==> flow/design.v <==
module spi_master
(
	input                       sys_clk,
	input                       rst,
	output                      nCS,        
	output                      DCLK,       
	output                      MOSI,       
	input                       MISO,       
	input                       CPOL,
	input                       CPHA,
	input                       nCS_ctrl,
	input[15:0]                 clk_div,
	input                       wr_req,
	output                      wr_ack,
	input[7:0]                  data_in,
	output[7:0]                 data_out
);
localparam                   IDLE            = 0;
localparam                   DCLK_EDGE       = 1;
localparam                   DCLK_IDLE       = 2;
localparam                   ACK             = 3;
localparam                   LAST_HALF_CYCLE = 4;
localparam                   ACK_WAIT        = 5;
reg                          DCLK_reg;
reg[7:0]                     MOSI_shift;
reg[7:0]                     MISO_shift;
reg[2:0]                     state;
reg[2:0]                     next_state;
reg [15:0]                   clk_cnt;
reg[4:0]                     clk_edge_cnt;
assign MOSI = MOSI_shift[7];
assign DCLK = DCLK_reg;
assign data_out = MISO_shift;
assign wr_ack = (state == ACK);
assign nCS = nCS_ctrl;
always@(posedge sys_clk or posedge rst)
begin
	if(rst)
		state <= IDLE;
	else
		state <= next_state;
end
always@(*)
begin
	case(state)
		IDLE:
			if(wr_req == 1'b1)
				next_state <= DCLK_IDLE;
			else
				next_state <= IDLE;
		DCLK_IDLE:
			if(clk_cnt == clk_div)
				next_state <= DCLK_EDGE;
			else
				next_state <= DCLK_IDLE;
		DCLK_EDGE:
			if(clk_edge_cnt == 5'd15)
				next_state <= LAST_HALF_CYCLE;
			else
				next_state <= DCLK_IDLE;
		LAST_HALF_CYCLE:
			if(clk_cnt == clk_div)
				next_state <= ACK;
			else
				next_state <= LAST_HALF_CYCLE;
		ACK:
			next_state <= ACK_WAIT;
		ACK_WAIT:
			next_state <= IDLE;
		default:
			next_state <= IDLE;
	endcase
end
always@(posedge sys_clk or posedge rst)
begin
	if(rst)
		DCLK_reg <= 1'b0;
	else if(state == IDLE)
		DCLK_reg <= CPOL;
	else if(state == DCLK_EDGE)
		DCLK_reg <= ~DCLK_reg; 
end
always@(posedge sys_clk or posedge rst)
begin
	if(rst)
		clk_cnt <= 16'd0;
	else if(state == DCLK_IDLE || state == LAST_HALF_CYCLE)
		clk_cnt <= clk_cnt + 16'd1;
	else
		clk_cnt <= 16'd0;
end
always@(posedge sys_clk or posedge rst)
begin
	if(rst)
		clk_edge_cnt <= 5'd0;
	else if(state == DCLK_EDGE)
		clk_edge_cnt <= clk_edge_cnt + 5'd1;
	else if(state == IDLE)
		clk_edge_cnt <= 5'd0;
end
always@(posedge sys_clk or posedge rst)
begin
	if(rst)
		MOSI_shift <= 8'd0;
	else if(state == IDLE && wr_req)
		MOSI_shift <= data_in;
	else if(state == DCLK_EDGE)
		if(CPHA == 1'b0 && clk_edge_cnt[0] == 1'b1)
			MOSI_shift <= {MOSI_shift[6:0],MOSI_shift[7]};
		else if(CPHA == 1'b1 && (clk_edge_cnt != 5'd0 && clk_edge_cnt[0] == 1'b0))
			MOSI_shift <= {MOSI_shift[6:0],MOSI_shift[7]};
end
always@(posedge sys_clk or posedge rst)
begin
	if(rst)
		MISO_shift <= 8'd0;
	else if(state == IDLE && wr_req)
		MISO_shift <= 8'h00;
	else if(state == DCLK_EDGE)
		if(CPHA == 1'b0 && clk_edge_cnt[0] == 1'b0)
			MISO_shift <= {MISO_shift[6:0],MISO};
		else if(CPHA == 1'b1 && (clk_edge_cnt[0] == 1'b1))
			MISO_shift <= {MISO_shift[6:0],MISO};
end
endmodule
module sd_card_cmd(
	input                       sys_clk,
	input                       rst,
	input[15:0]                 spi_clk_div,                   
	input                       cmd_req,                       
	output                      cmd_req_ack,                   
	output reg                  cmd_req_error,                 
	input[47:0]                 cmd,                           
	input[7:0]                  cmd_r1,                        
	input[15:0]                 cmd_data_len,                  
	input                       block_read_req,                
	output reg                  block_read_valid,              
	output reg[7:0]             block_read_data,               
	output                      block_read_req_ack,            
	input                       block_write_req,               
	input[7:0]                  block_write_data,              
	output                      block_write_data_rd,           
	output                      block_write_req_ack,           
	output                      nCS_ctrl,                      
	output reg[15:0]            clk_div,
	output reg                  spi_wr_req,                    
	input                       spi_wr_ack,                    
	output[7:0]                 spi_data_in,                   
	input[7:0]                  spi_data_out                   
);
parameter S_IDLE         = 0;
parameter S_WAIT         = 1;
parameter S_INIT         = 2;
parameter S_CMD_PRE      = 3;
parameter S_CMD          = 4;
parameter S_CMD_DATA     = 5;
parameter S_READ_WAIT    = 6;
parameter S_READ         = 7;
parameter S_READ_ACK     = 8;
parameter S_WRITE_TOKEN  = 9;
parameter S_WRITE_DATA_0 = 10;
parameter S_WRITE_DATA_1 = 11;
parameter S_WRITE_CRC    = 12;
parameter S_WRITE_SUC    = 13;
parameter S_WRITE_BUSY   = 14;
parameter S_WRITE_ACK    = 15;
parameter S_ERR          = 16;
parameter S_END          = 17;
reg[4:0]                      state;
reg                           CS_reg;
reg[15:0]                     byte_cnt;
reg[7:0]                      send_data;
wire[7:0]                     data_recv;
reg[9:0]                      wr_data_cnt;
assign cmd_req_ack = (state == S_END);
assign block_read_req_ack = (state == S_READ_ACK);
assign block_write_req_ack= (state == S_WRITE_ACK);
assign block_write_data_rd = (state == S_WRITE_DATA_0);
assign spi_data_in = send_data;
assign data_recv = spi_data_out;
assign nCS_ctrl = CS_reg;
always@(posedge sys_clk or posedge rst)
begin
	if(rst == 1'b1)
	begin
		CS_reg <= 1'b1;
		spi_wr_req <= 1'b0;
		byte_cnt <= 16'd0;
		clk_div <= 16'd0;
		send_data <= 8'hff;
		state <= S_IDLE;
		cmd_req_error <= 1'b0;
		wr_data_cnt <= 10'd0;
	end
	else
		case(state)
			S_IDLE:
			begin
				state <= S_INIT;
				clk_div <= spi_clk_div;
				CS_reg <= 1'b1;
			end
			S_INIT:
			begin
				if(spi_wr_ack == 1'b1)
				begin
					if(byte_cnt >= 16'd10)
					begin
						byte_cnt <= 16'd0;
						spi_wr_req <= 1'b0;
						state <= S_WAIT;
					end
					begin
						byte_cnt <= byte_cnt + 16'd1;
					end
				end
				else
				begin
					spi_wr_req <= 1'b1;
					send_data <= 8'hff;
				end
			end
			S_WAIT:
			begin
				cmd_req_error <= 1'b0;
				wr_data_cnt <= 10'd0;
				if(cmd_req == 1'b1)
					state <= S_CMD_PRE;
				else if(block_read_req == 1'b1)
					state <= S_READ_WAIT;
				else if(block_write_req == 1'b1)
					state <= S_WRITE_TOKEN;
				clk_div <= spi_clk_div;
			end
			S_CMD_PRE:
			begin
				if(spi_wr_ack == 1'b1)
				begin
					state <= S_CMD;
					spi_wr_req <= 1'b0;
					byte_cnt <= 16'd0;
				end
				else
				begin
					spi_wr_req <= 1'b1;
					CS_reg <= 1'b1;
					send_data <= 8'hff;
				end
			end
			S_CMD:
			begin
				if(spi_wr_ack == 1'b1)
				begin
					if((byte_cnt == 16'hffff) || (data_recv != cmd_r1 && data_recv[7] == 1'b0))
					begin
						state <= S_ERR;
						spi_wr_req <= 1'b0;
						byte_cnt <= 16'd0;
					end
					else if(data_recv == cmd_r1)
					begin
						spi_wr_req <= 1'b0;
						if(cmd_data_len != 16'd0)
						begin
							state <= S_CMD_DATA;
							byte_cnt <= 16'd0;
						end
						else
						begin
							state <= S_END;
							byte_cnt <= 16'd0;
						end
					end
					else
						byte_cnt <=  byte_cnt + 16'd1;
				end
				else
				begin
					spi_wr_req <= 1'b1;
					CS_reg <= 1'b0;
					if(byte_cnt == 16'd0)
						send_data <= (cmd[47:40] | 8'h40);
					else if(byte_cnt == 16'd1)
						send_data <= cmd[39:32];
					else if(byte_cnt == 16'd2)
						send_data <= cmd[31:24];
					else if(byte_cnt == 16'd3)
						send_data <= cmd[23:16];
					else if(byte_cnt == 16'd4)
						send_data <= cmd[15:8];
					else if(byte_cnt == 16'd5)
						send_data <= cmd[7:0];
					else
						send_data <= 8'hff;
				end
			end
			S_CMD_DATA:
			begin
				if(spi_wr_ack == 1'b1)
				begin
					if(byte_cnt == cmd_data_len - 16'd1)
					begin
						state <= S_END;
						spi_wr_req <= 1'b0;
						byte_cnt <= 16'd0;
					end
					else
					begin
						byte_cnt <= byte_cnt + 16'd1;
					end
				end
				else
				begin
					spi_wr_req <= 1'b1;
					send_data <= 8'hff;
				end
			end
			S_READ_WAIT:
			begin
				if(spi_wr_ack == 1'b1 && data_recv == 8'hfe)
				begin
					spi_wr_req <= 1'b0;
					state <= S_READ;
					byte_cnt <= 16'd0;
				end
				else
				begin
					spi_wr_req <= 1'b1;
					send_data <= 8'hff;
				end
			end
			S_READ:
			begin
				if(spi_wr_ack == 1'b1)
				begin
					if(byte_cnt == 16'd513)
					begin
						state <= S_READ_ACK;
						spi_wr_req <= 1'b0;
						byte_cnt <= 16'd0;
					end
					else
					begin
						byte_cnt <= byte_cnt + 16'd1;
					end
				end
				else
				begin
					spi_wr_req <= 1'b1;
					send_data <= 8'hff;
				end
			end
			S_WRITE_TOKEN:
				if(spi_wr_ack == 1'b1)
				begin
					state <= S_WRITE_DATA_0;
					spi_wr_req <= 1'b0;
					byte_cnt <= 16'd0;  
				end
				else
				begin
					spi_wr_req <= 1'b1;
					send_data <= 8'hfe;
				end
			S_WRITE_DATA_0:
			begin
				state <= S_WRITE_DATA_1;
				wr_data_cnt <= wr_data_cnt + 10'd1;
			end
			S_WRITE_DATA_1:
			begin
				if(spi_wr_ack == 1'b1 && wr_data_cnt == 10'd512)
				begin
					state <= S_WRITE_CRC;
					spi_wr_req <= 1'b0;
				end
				else if(spi_wr_ack == 1'b1)
				begin
					state <= S_WRITE_DATA_0;
					spi_wr_req <= 1'b0;
				end
				else
				begin
					spi_wr_req <= 1'b1;
					send_data <= block_write_data;
				end
			end
			S_WRITE_CRC:
			begin
				if(spi_wr_ack == 1'b1)
				begin
					if(byte_cnt == 16'd1)
					begin
						state <= S_WRITE_SUC;
						spi_wr_req <= 1'b0;
						byte_cnt <= 16'd0;
					end
					else
					begin
						byte_cnt <= byte_cnt + 16'd1;
					end
				end
				else
				begin
					spi_wr_req <= 1'b1;
					send_data <= 8'hff;
				end
			end
			S_WRITE_SUC :
			begin
				if(spi_wr_ack == 1'b1)
				begin
					if(data_recv[4:0] == 5'b00101)
					begin
						state <= S_WRITE_BUSY;
						spi_wr_req <= 1'b0;
					end
				end
				else
				begin
					spi_wr_req <= 1'b1;
					send_data <= 8'hff;
				end
			end
			S_WRITE_BUSY :
			begin
				if(spi_wr_ack == 1'b1)
				begin
					if(data_recv == 8'hff)
					begin
						state <= S_WRITE_ACK;
						spi_wr_req <= 1'b0;
					end
				end
				else
				begin
					spi_wr_req <= 1'b1;
					send_data <= 8'hff;
				end
			end
			S_ERR:
			begin
				state <= S_END;
				cmd_req_error <= 1'b1;
			end
			S_READ_ACK,S_WRITE_ACK,S_END:
			begin
				state <= S_WAIT;
			end
			default:
				state <= S_IDLE;
		endcase
end
always@(posedge sys_clk or posedge rst)
begin
	if(rst == 1'b1)
		block_read_valid <= 1'b0;
	else if(state == S_READ && byte_cnt < 16'd512)
		block_read_valid <= spi_wr_ack;
	else
		block_read_valid <= 1'b0;
end
always@(posedge sys_clk or posedge rst)
begin
	if(rst == 1'b1)
		block_read_data <= 8'd0;
	else if(state == S_READ && spi_wr_ack == 1'b1)
		block_read_data <= data_recv;
end
endmodule
module sd_card_sec_read_write
#(
	parameter  SPI_LOW_SPEED_DIV = 248,          
	parameter  SPI_HIGH_SPEED_DIV = 0            
)
(
	input            clk,
	input            rst,
	output reg       sd_init_done,
	input            sd_sec_read,
	input[31:0]      sd_sec_read_addr,
	output[7:0]      sd_sec_read_data,
	output           sd_sec_read_data_valid,
	output           sd_sec_read_end,
	input            sd_sec_write,
	input[31:0]      sd_sec_write_addr,
	input[7:0]       sd_sec_write_data,
	output           sd_sec_write_data_req,
	output           sd_sec_write_end,
	output reg[15:0] spi_clk_div,
	output reg       cmd_req,
	input            cmd_req_ack,
	input            cmd_req_error,
	output reg[47:0] cmd,
	output reg[7:0]  cmd_r1,
	output reg[15:0] cmd_data_len,
	output reg       block_read_req,
	input            block_read_valid,
	input[7:0]       block_read_data,
	input            block_read_req_ack,
	output reg       block_write_req,
	output[7:0]      block_write_data,
	input            block_write_data_rd,
	input            block_write_req_ack
);
reg[7:0] read_data;
reg[31:0] timer;
localparam S_IDLE               = 0;
localparam S_CMD0               = 1;
localparam S_CMD8               = 2;
localparam S_CMD55              = 3;
localparam S_CMD41              = 4;
localparam S_CMD17              = 5;
localparam S_READ               = 6;
localparam S_CMD24              = 7;
localparam S_WRITE              = 8;
localparam S_ERR                = 14;
localparam S_WRITE_END          = 15;
localparam S_READ_END           = 16;
localparam S_WAIT_READ_WRITE    = 17;
localparam S_CMD16              = 18;
reg[4:0]                       state;
reg[31:0]                      sec_addr;
assign sd_sec_read_data_valid = (state == S_READ) && block_read_valid;
assign sd_sec_read_data = block_read_data;
assign sd_sec_read_end = (state == S_READ_END);
assign sd_sec_write_data_req = (state == S_WRITE) && block_write_data_rd;
assign block_write_data = sd_sec_write_data;
assign sd_sec_write_end = (state == S_WRITE_END);
always@(posedge clk or posedge rst)
begin
	if(rst == 1'b1)
	begin
		state <= S_IDLE;
		cmd_req <= 1'b0;
		cmd_data_len <= 16'd0;
		cmd_r1 <= 8'd0;
		cmd <= 48'd0;
		spi_clk_div <= SPI_LOW_SPEED_DIV[15:0];
		block_write_req <= 1'b0;
		block_read_req <= 1'b0;
		sec_addr <= 32'd0;
		sd_init_done <= 1'b0;
	end
	else
		case(state)
			S_IDLE:
			begin
				state <= S_CMD0;
				sd_init_done <= 1'b0;
				spi_clk_div <= SPI_LOW_SPEED_DIV[15:0];
			end
			S_CMD0:
			begin
				if(cmd_req_ack & ~cmd_req_error)
				begin
					state <= S_CMD8;
					cmd_req <= 1'b0;
				end
				else
				begin
					cmd_req <= 1'b1;
					cmd_data_len <= 16'd0;
					cmd_r1 <= 8'h01;
					cmd <= {8'd0,8'h00,8'h00,8'h00,8'h00,8'h95};
				end
			end
			S_CMD8:
			begin
				if(cmd_req_ack & ~cmd_req_error)
				begin
					state <= S_CMD55;
					cmd_req <= 1'b0;
				end
				else
				begin
					cmd_req <= 1'b1;
					cmd_data_len <= 16'd4;
					cmd_r1 <= 8'h01;
					cmd <= {8'd8,8'h00,8'h00,8'h01,8'haa,8'h87};
				end
			end
			S_CMD55:
			begin
				if(cmd_req_ack & ~cmd_req_error)
				begin
					state <= S_CMD41;
					cmd_req <= 1'b0;
				end
				else
				begin
					cmd_req <= 1'b1;
					cmd_data_len <= 16'd0;
					cmd_r1 <= 8'h01;
					cmd <= {8'd55,8'h00,8'h00,8'h00,8'h00,8'hff};
				end
			end
			S_CMD41:
			begin
				if(cmd_req_ack & ~cmd_req_error)
				begin
					state <= S_CMD16;
					cmd_req <= 1'b0;
					sd_init_done <= 1'b1;
					spi_clk_div <= SPI_HIGH_SPEED_DIV[15:0];
				end
				else if(cmd_req_ack)
				begin
					state <= S_CMD55;
				end
				else
				begin
					cmd_req <= 1'b1;
					cmd_data_len <= 16'd0;
					cmd_r1 <= 8'h00;
					cmd <= {8'd41,8'h40,8'h00,8'h00,8'h00,8'hff};
				end
			end
			S_CMD16:
			begin
				if(cmd_req_ack & ~cmd_req_error)
				begin
					state <= S_WAIT_READ_WRITE;
					cmd_req <= 1'b0;
					sd_init_done <= 1'b1;
					spi_clk_div <= SPI_HIGH_SPEED_DIV[15:0];
				end
				else if(cmd_req_ack)
				begin
					state <= S_CMD55;
				end
				else
				begin
					cmd_req <= 1'b1;
					cmd_data_len <= 16'd0;
					cmd_r1 <= 8'h00;
					cmd <= {8'd16,32'd512,8'hff};
				end
			end			
			S_WAIT_READ_WRITE:
			begin
				if(sd_sec_write ==  1'b1)
				begin
					state <= S_CMD24;
					sec_addr <= sd_sec_write_addr;
				end
				else if(sd_sec_read == 1'b1)
				begin
					state <= S_CMD17;
					sec_addr <= sd_sec_read_addr;
				end
				spi_clk_div <= 16'd0;
			end
			S_CMD24:
			begin
				if(cmd_req_ack & ~cmd_req_error)
				begin
					state <= S_WRITE;
					cmd_req <= 1'b0;
				end
				else
				begin
					cmd_req <= 1'b1;
					cmd_data_len <= 16'd0;
					cmd_r1 <= 8'h00;
					cmd <= {8'd24,sec_addr,8'hff};
				end
			end
			S_WRITE:
			begin
				if(block_write_req_ack == 1'b1)
				begin
					block_write_req <= 1'b0;
					state <= S_WRITE_END;
				end
				else
					block_write_req <= 1'b1;
			end
			S_CMD17:
			begin
				if(cmd_req_ack & ~cmd_req_error)
				begin
					state <= S_READ;
					cmd_req <= 1'b0;
				end
				else
				begin
					cmd_req <= 1'b1;
					cmd_data_len <= 16'd0;
					cmd_r1 <= 8'h00;
					cmd <= {8'd17,sec_addr,8'hff};
				end
			end
			S_READ:
			begin
				if(block_read_req_ack)
				begin
					state <= S_READ_END;
					block_read_req <= 1'b0;
				end
				else
				begin
					block_read_req <= 1'b1;
				end
			end
			S_WRITE_END:
			begin
				state <= S_WAIT_READ_WRITE;
			end
			S_READ_END:
			begin
				state <= S_WAIT_READ_WRITE;
			end
			default:
				state <= S_IDLE;
		endcase
end
endmodule
module sd_card_top
#(
	parameter  SPI_LOW_SPEED_DIV = 248,          
	parameter  SPI_HIGH_SPEED_DIV = 0            
)
(
	input            clk,
	input            rst,
	output           SD_nCS,                     
	output           SD_DCLK,                    
	output           SD_MOSI,                    
	input            SD_MISO,                    
	output           sd_init_done,               
	input            sd_sec_read,                
	input[31:0]      sd_sec_read_addr,           
	output[7:0]      sd_sec_read_data,           
	output           sd_sec_read_data_valid,     
	output           sd_sec_read_end,            
	input            sd_sec_write,               
	input[31:0]      sd_sec_write_addr,          
	input[7:0]       sd_sec_write_data,          
	output           sd_sec_write_data_req,      
	output           sd_sec_write_end            
);
wire[15:0]           spi_clk_div;                
wire                 cmd_req;                    
wire                 cmd_req_ack;                
wire                 cmd_req_error;              
wire[47:0]           cmd;                        
wire[7:0]            cmd_r1;                     
wire[15:0]           cmd_data_len;               
wire                 block_read_req;             
wire                 block_read_valid;           
wire[7:0]            block_read_data;            
wire                 block_read_req_ack;         
wire                 block_write_req;            
wire[7:0]            block_write_data;           
wire                 block_write_data_rd;        
wire                 block_write_req_ack;        
wire                 nCS_ctrl;                   
wire                 spi_wr_req;                 
wire                 spi_wr_ack;                 
wire[7:0]            spi_data_in;                
wire[7:0]            spi_data_out;               
wire[15:0]           clk_div;
sd_card_sec_read_write
#(
	.SPI_LOW_SPEED_DIV(SPI_LOW_SPEED_DIV),
	.SPI_HIGH_SPEED_DIV(SPI_HIGH_SPEED_DIV)
)
sd_card_sec_read_write_m0(
	.clk                            (clk                    ),
	.rst                            (rst                    ),
	.sd_init_done                   (sd_init_done           ),
	.sd_sec_read                    (sd_sec_read            ),
	.sd_sec_read_addr               (sd_sec_read_addr       ),
	.sd_sec_read_data               (sd_sec_read_data       ),
	.sd_sec_read_data_valid         (sd_sec_read_data_valid ),
	.sd_sec_read_end                (sd_sec_read_end        ),
	.sd_sec_write                   (sd_sec_write           ),
	.sd_sec_write_addr              (sd_sec_write_addr      ),
	.sd_sec_write_data              (sd_sec_write_data      ),
	.sd_sec_write_data_req          (sd_sec_write_data_req  ),
	.sd_sec_write_end               (sd_sec_write_end       ),
	.spi_clk_div                    (spi_clk_div            ),
	.cmd_req                        (cmd_req                ),
	.cmd_req_ack                    (cmd_req_ack            ),
	.cmd_req_error                  (cmd_req_error          ),
	.cmd                            (cmd                    ),
	.cmd_r1                         (cmd_r1                 ),
	.cmd_data_len                   (cmd_data_len           ),
	.block_read_req                 (block_read_req         ),
	.block_read_valid               (block_read_valid       ),
	.block_read_data                (block_read_data        ),
	.block_read_req_ack             (block_read_req_ack     ),
	.block_write_req                (block_write_req        ),
	.block_write_data               (block_write_data       ),
	.block_write_data_rd            (block_write_data_rd    ),
	.block_write_req_ack            (block_write_req_ack    )
);
sd_card_cmd sd_card_cmd_m0(
	.sys_clk                        (clk                    ),
	.rst                            (rst                    ),
	.spi_clk_div                    (spi_clk_div            ),
	.cmd_req                        (cmd_req                ),
	.cmd_req_ack                    (cmd_req_ack            ),
	.cmd_req_error                  (cmd_req_error          ),
	.cmd                            (cmd                    ),
	.cmd_r1                         (cmd_r1                 ),
	.cmd_data_len                   (cmd_data_len           ),
	.block_read_req                 (block_read_req         ),
	.block_read_req_ack             (block_read_req_ack     ),
	.block_read_data                (block_read_data        ),
	.block_read_valid               (block_read_valid       ),
	.block_write_req                (block_write_req        ),
	.block_write_data               (block_write_data       ),
	.block_write_data_rd            (block_write_data_rd    ),
	.block_write_req_ack            (block_write_req_ack    ),
	.nCS_ctrl                       (nCS_ctrl               ),
	.clk_div                        (clk_div                ),
	.spi_wr_req                     (spi_wr_req             ),
	.spi_wr_ack                     (spi_wr_ack             ),
	.spi_data_in                    (spi_data_in            ),
	.spi_data_out                   (spi_data_out           )
);
spi_master spi_master_m0(
	.sys_clk                        (clk                    ),
	.rst                            (rst                    ),
	.nCS                            (SD_nCS                 ),
	.DCLK                           (SD_DCLK                ),
	.MOSI                           (SD_MOSI                ),
	.MISO                           (SD_MISO                ),
	.clk_div                        (clk_div                ),
	.CPOL                           (1'b1                   ),
	.CPHA                           (1'b1                   ),
	.nCS_ctrl                       (nCS_ctrl               ),
	.wr_req                         (spi_wr_req             ),
	.wr_ack                         (spi_wr_ack             ),
	.data_in                        (spi_data_in            ),
	.data_out                       (spi_data_out           )
);
endmodule
# From RTL to reports: sd_card_top
# What the tools print for sd_card_top, step after step.
# Lines are those of the file above, counted from 1.
# Library cell names are shortened.
# Not given: --
# design
top_module	sd_card_top
clk_port	clk
cell_library	sky130hd
pvt_corner	tt_025C_1v80

# Elaborated design
# Source: Yosys, flattened and elaborated, memories not mapped. Widths are those after wreduce. Registers that Yosys merges into a memory's read port (data or address) are not register bits. Print and check cells do not count. Equal cells are merged and count once.
# classes
bitwise	5
reduce_and_logical	55
cmp	2
equal	105
add_sub_neg	5
mux	136
# op_table
op	count
2-to-1 mux 48 bit	9
parallel mux 48 bit (select 7 bit)	1
2-to-1 mux 16 bit	18
2-to-1 mux 5 bit	37
2-to-1 mux 8 bit	22
parallel mux 16 bit (select 7 bit)	1
parallel mux 16 bit (select 3 bit)	2
parallel mux 5 bit (select 16 bit)	1
2-to-1 mux 32 bit	2
parallel mux 5 bit (select 12 bit)	1
== test 5 x 4 -> 1 bit with constant B	11
inequality test 2 x 1 -> 1 bit with constant B	24
== test 5 x 3 -> 1 bit with constant B	9
inequality test 2 bit with constant B	21
parallel mux 8 bit (select 5 bit)	1
adder 16 x 1 -> 16 bit with constant B	2
== test 16 bit	2
== test 16 x 2 -> 1 bit with constant B	2
== test 16 x 3 -> 1 bit with constant B	2
2-to-1 mux 1 bit	29
== test 5 bit with constant B	5
inequality test 3 bit with constant B	8
AND reduction 8 bit	3
parallel mux 8 bit (select 3 bit)	1
== test 5 x 2 -> 1 bit with constant B	4
parallel mux 10 bit (select 2 bit)	1
AND reduction 17 bit	1
subtractor 16 x 1 -> 16 bit with constant B	1
# Other operator kinds: 48; their cells: 87.
# word_totals
inputBits	77
ff_bits	237

# Logic depth
# Longest topological path by Yosys (ltp), each cell counted once; first at word level (registers and memories cut), then after technology mapping (sequential cells cut; the memories' decode and read muxes count).
# logic_depth
ltp_word	9
abc_area	0
mapped_depth	9

# Synthesis result
# Yosys stat after the flow's synthesis: flattened, memories mapped to cells. It holds for the ABC_AREA given above (unset counts as 0); a run with the other value may have another netlist.
# The area totals of this step are shown rounded.
# types
cell_type	count
dfrtp_1	189
nand2_1	179
o21ai_0	88
mux2i_1	42
nand3_1	74
dfstp_2	12
nor2_1	56
a21oi_1	30
clkbuf_1	39
ha_1	11
inv_1	33
mux2_2	10
nand4_1	18
a22o_1	12
and3_1	16
xor2_1	11
nor2b_1	13
nor3_1	16
# Not listed: further types 50, cells in them 172.
# synth_totals
flip_flops	201
mapped_cells	1021
sequential_area_mm2	0.00504
mapped_area_mm2	0.00968
# The figures by module come from a second, unflattened synthesis with its own total; it is not the netlist above.
# hier_totals
hier_cells	1199
area_unflattened_mm2	0.0116
# Each row is one instance without its submodules.
# by_module
mod	area_mm2	mod_seq_area_mm2	n_inst	cells
sd_card_cmd	0.00481	0.00201	1	527
sd_card_sec_read_write	0.00458	0.00233	1	449
spi_master	0.00219	0.0011	1	222
sd_card_top	0.0000038	0	1	1

# Path before layout
# Path of least setup slack by OpenSTA after synthesis, without wires, with an ideal clock, recovery checks aside; 20% of the period is set as input and as output delay. Where synthesis merged equal registers, the netlist keeps one of their names.
# synth_timing
kind	register to register
from	register sd_card_cmd_m0.byte_cnt[0]
to	register sd_card_cmd_m0.byte_cnt[15]
required_ns	4.867
path_delay_ns	2.446
setup_time_ns	0.133
stages	9
setup_slack_ns	2.555
arrival_ns	2.313
t_first_pin_ns	0.000
clock_period_ns	5.0
synth_period_reached_ns	2.445
# "path_delay_ns" is the arrival time less input delay plus setup time.
# "stages": output pins that drive a net of the path, with the launching flip-flop's if there is one; two outputs of one cell count as two.
# "synth_period_reached_ns" = period - worst setup slack (recovery checks aside). The figure is calculated, with input and output delays left at 20% of the set period.
# Between the ends stands the longest chain of elaborated cells between them, by number of cells; it is not shown to be the way that was timed. Of several equally long chains one is given.
# A line is the first line of the expression or statement that the cell stems from. Yosys adds cells for indexed reads and writes and turns some case tables into memories.
# A register here has more assigning lines than the two given.
# synth_via
path_cell_list	dfrtp_1 -> ha_1 -> nor3b_1 -> nand4_1 -> a32o_1 -> nor3b_4 -> buf_4 -> a2bb2oi_1 -> o31ai_1
elab_chain_len	5
# synth_rtl
element	line_no	rtl
from (decl)	171	reg[15:0]                     byte_cnt;
from (assign)	214	byte_cnt <= byte_cnt + 16'd1;
from (assign)	275	byte_cnt <= byte_cnt + 16'd1;
adder 16 x 1 -> 16 bit	275
2-to-1 mux 16 bit	260	else if(data_recv == cmd_r1)
2-to-1 mux 16 bit	254	if((byte_cnt == 16'hffff) || (data_recv != cmd_r1 && data_recv[7] == 1'b0))
2-to-1 mux 16 bit	252	if(spi_wr_ack == 1'b1)
parallel mux 16 bit (select 7 bit)	196	case(state)
to (assign)	214
to (assign)	275
to (decl)	171

# Path in the finished layout
# From the final timing report of stored run 1: the path of least setup slack in the routed layout; clock arrival at registers is part of the times.
# layout_timing
kind	register to register
from	register sd_card_cmd_m0.byte_cnt[10]
to	register sd_card_cmd_m0.send_data[3]
setup_slack_ns	0.54
clock_period_ns	3.35
stages	7
required_ns	3.75
setup_time_ns	0.08
t_first_pin_ns	0.50
arrival_ns	3.21
# Between the ends stands the longest chain of elaborated cells between them, by number of cells; it is not shown to be the way that was timed. Of several equally long chains one is given.
# A register here has more assigning lines than the two given.
# layout_via
path_cell_list	dfrtp_1 -> nor4_2 -> and4_1 -> nand2_1 -> nor3b_2 -> a221oi_1 -> a31oi_1
elab_chain_len	9
# layout_rtl
element	line_no	rtl
from (decl)	171	reg[15:0]                     byte_cnt;
from (assign)	214	byte_cnt <= byte_cnt + 16'd1;
from (assign)	275	byte_cnt <= byte_cnt + 16'd1;
== test 16 x 3 -> 1 bit	291	else if(byte_cnt == 16'd5)
2-to-1 mux 8 bit	291
2-to-1 mux 8 bit	289	else if(byte_cnt == 16'd4)
2-to-1 mux 8 bit	287	else if(byte_cnt == 16'd3)
2-to-1 mux 8 bit	285	else if(byte_cnt == 16'd2)
2-to-1 mux 8 bit	283	else if(byte_cnt == 16'd1)
2-to-1 mux 8 bit	281	if(byte_cnt == 16'd0)
2-to-1 mux 8 bit	252	if(spi_wr_ack == 1'b1)
parallel mux 8 bit (select 5 bit)	196	case(state)
to (assign)	282	send_data <= (cmd[47:40] | 8'h40);
to (assign)	284	send_data <= cmd[39:32];
to (decl)	172	reg[7:0]                      send_data;

# 3 stored runs of sd_card_top in the flow (synthesis by Yosys, layout by OpenROAD, sky130hd cells), in arbitrary order. Constraints: input delay and output delay 20% of the set period each, output load 0.01 pF.
# "achieved_clock_period_ns" is the run's clock period less its worst setup slack. It is reckoned from that one timing run; input and output delays stay at 20% of the period that was set.
# "worst_path_ns" means the part of the period allowed to the worst setup path (the constraints hold back 20% at inputs and 20% at outputs) less its slack; where the path has registers, the arrival times of their clocks count too.
# "total_power_uw": no workload was simulated; the value follows from the tool's default switching activity.
# Values from the reports are rounded here.
# Among the settings, -- means not set for that run.
item,stored run 1,stored run 2,stored run 3
ABC_AREA,0,0,1
CAP_MARGIN,30,20,30
CELL_PAD_IN_SITES_DETAIL_PLACEMENT,1,--,1
CELL_PAD_IN_SITES_GLOBAL_PLACEMENT,1,1,--
CORE_MARGIN,8,2,2
CORE_UTILIZATION,34,39,26
CTS_CLUSTER_DIAMETER,371,--,371
CTS_CLUSTER_SIZE,23,14,23
GPL_ROUTABILITY_DRIVEN,0,--,0
GPL_TIMING_DRIVEN,1,--,0
MIN_ROUTING_LAYER,met2,--,--
SETUP_SLACK_MARGIN,0.25,--,-0.26
SLEW_MARGIN,10,30,10
TNS_END_PERCENT,55,25,55
period_ns,3.35,4.28,3.35
CORE_ASPECT_RATIO,--,1.35,--
PLACE_DENSITY_LB_ADDON,--,0.18,--
ys_area_mm2,0.00968,0.00968,0.00986
die_area_mm2,0.0341,0.0261,0.0395
final_cell_area_mm2,0.0114,0.0116,0.0119
finalUtil_pct,40.9,47.1,31.7
ws_setup_ns,0.543,1.02,0.717
total_negative_slack_ns,0.000,0.000,0.000
fin_hold_ws_ns,0.435,0.430,0.437
total_power_uw,4210,3890,4590
achieved_clock_period_ns,2.807,3.258,2.633
worst_path_ns,2.81,3.26,1.96
path_kind,register to register,register to register,register to output
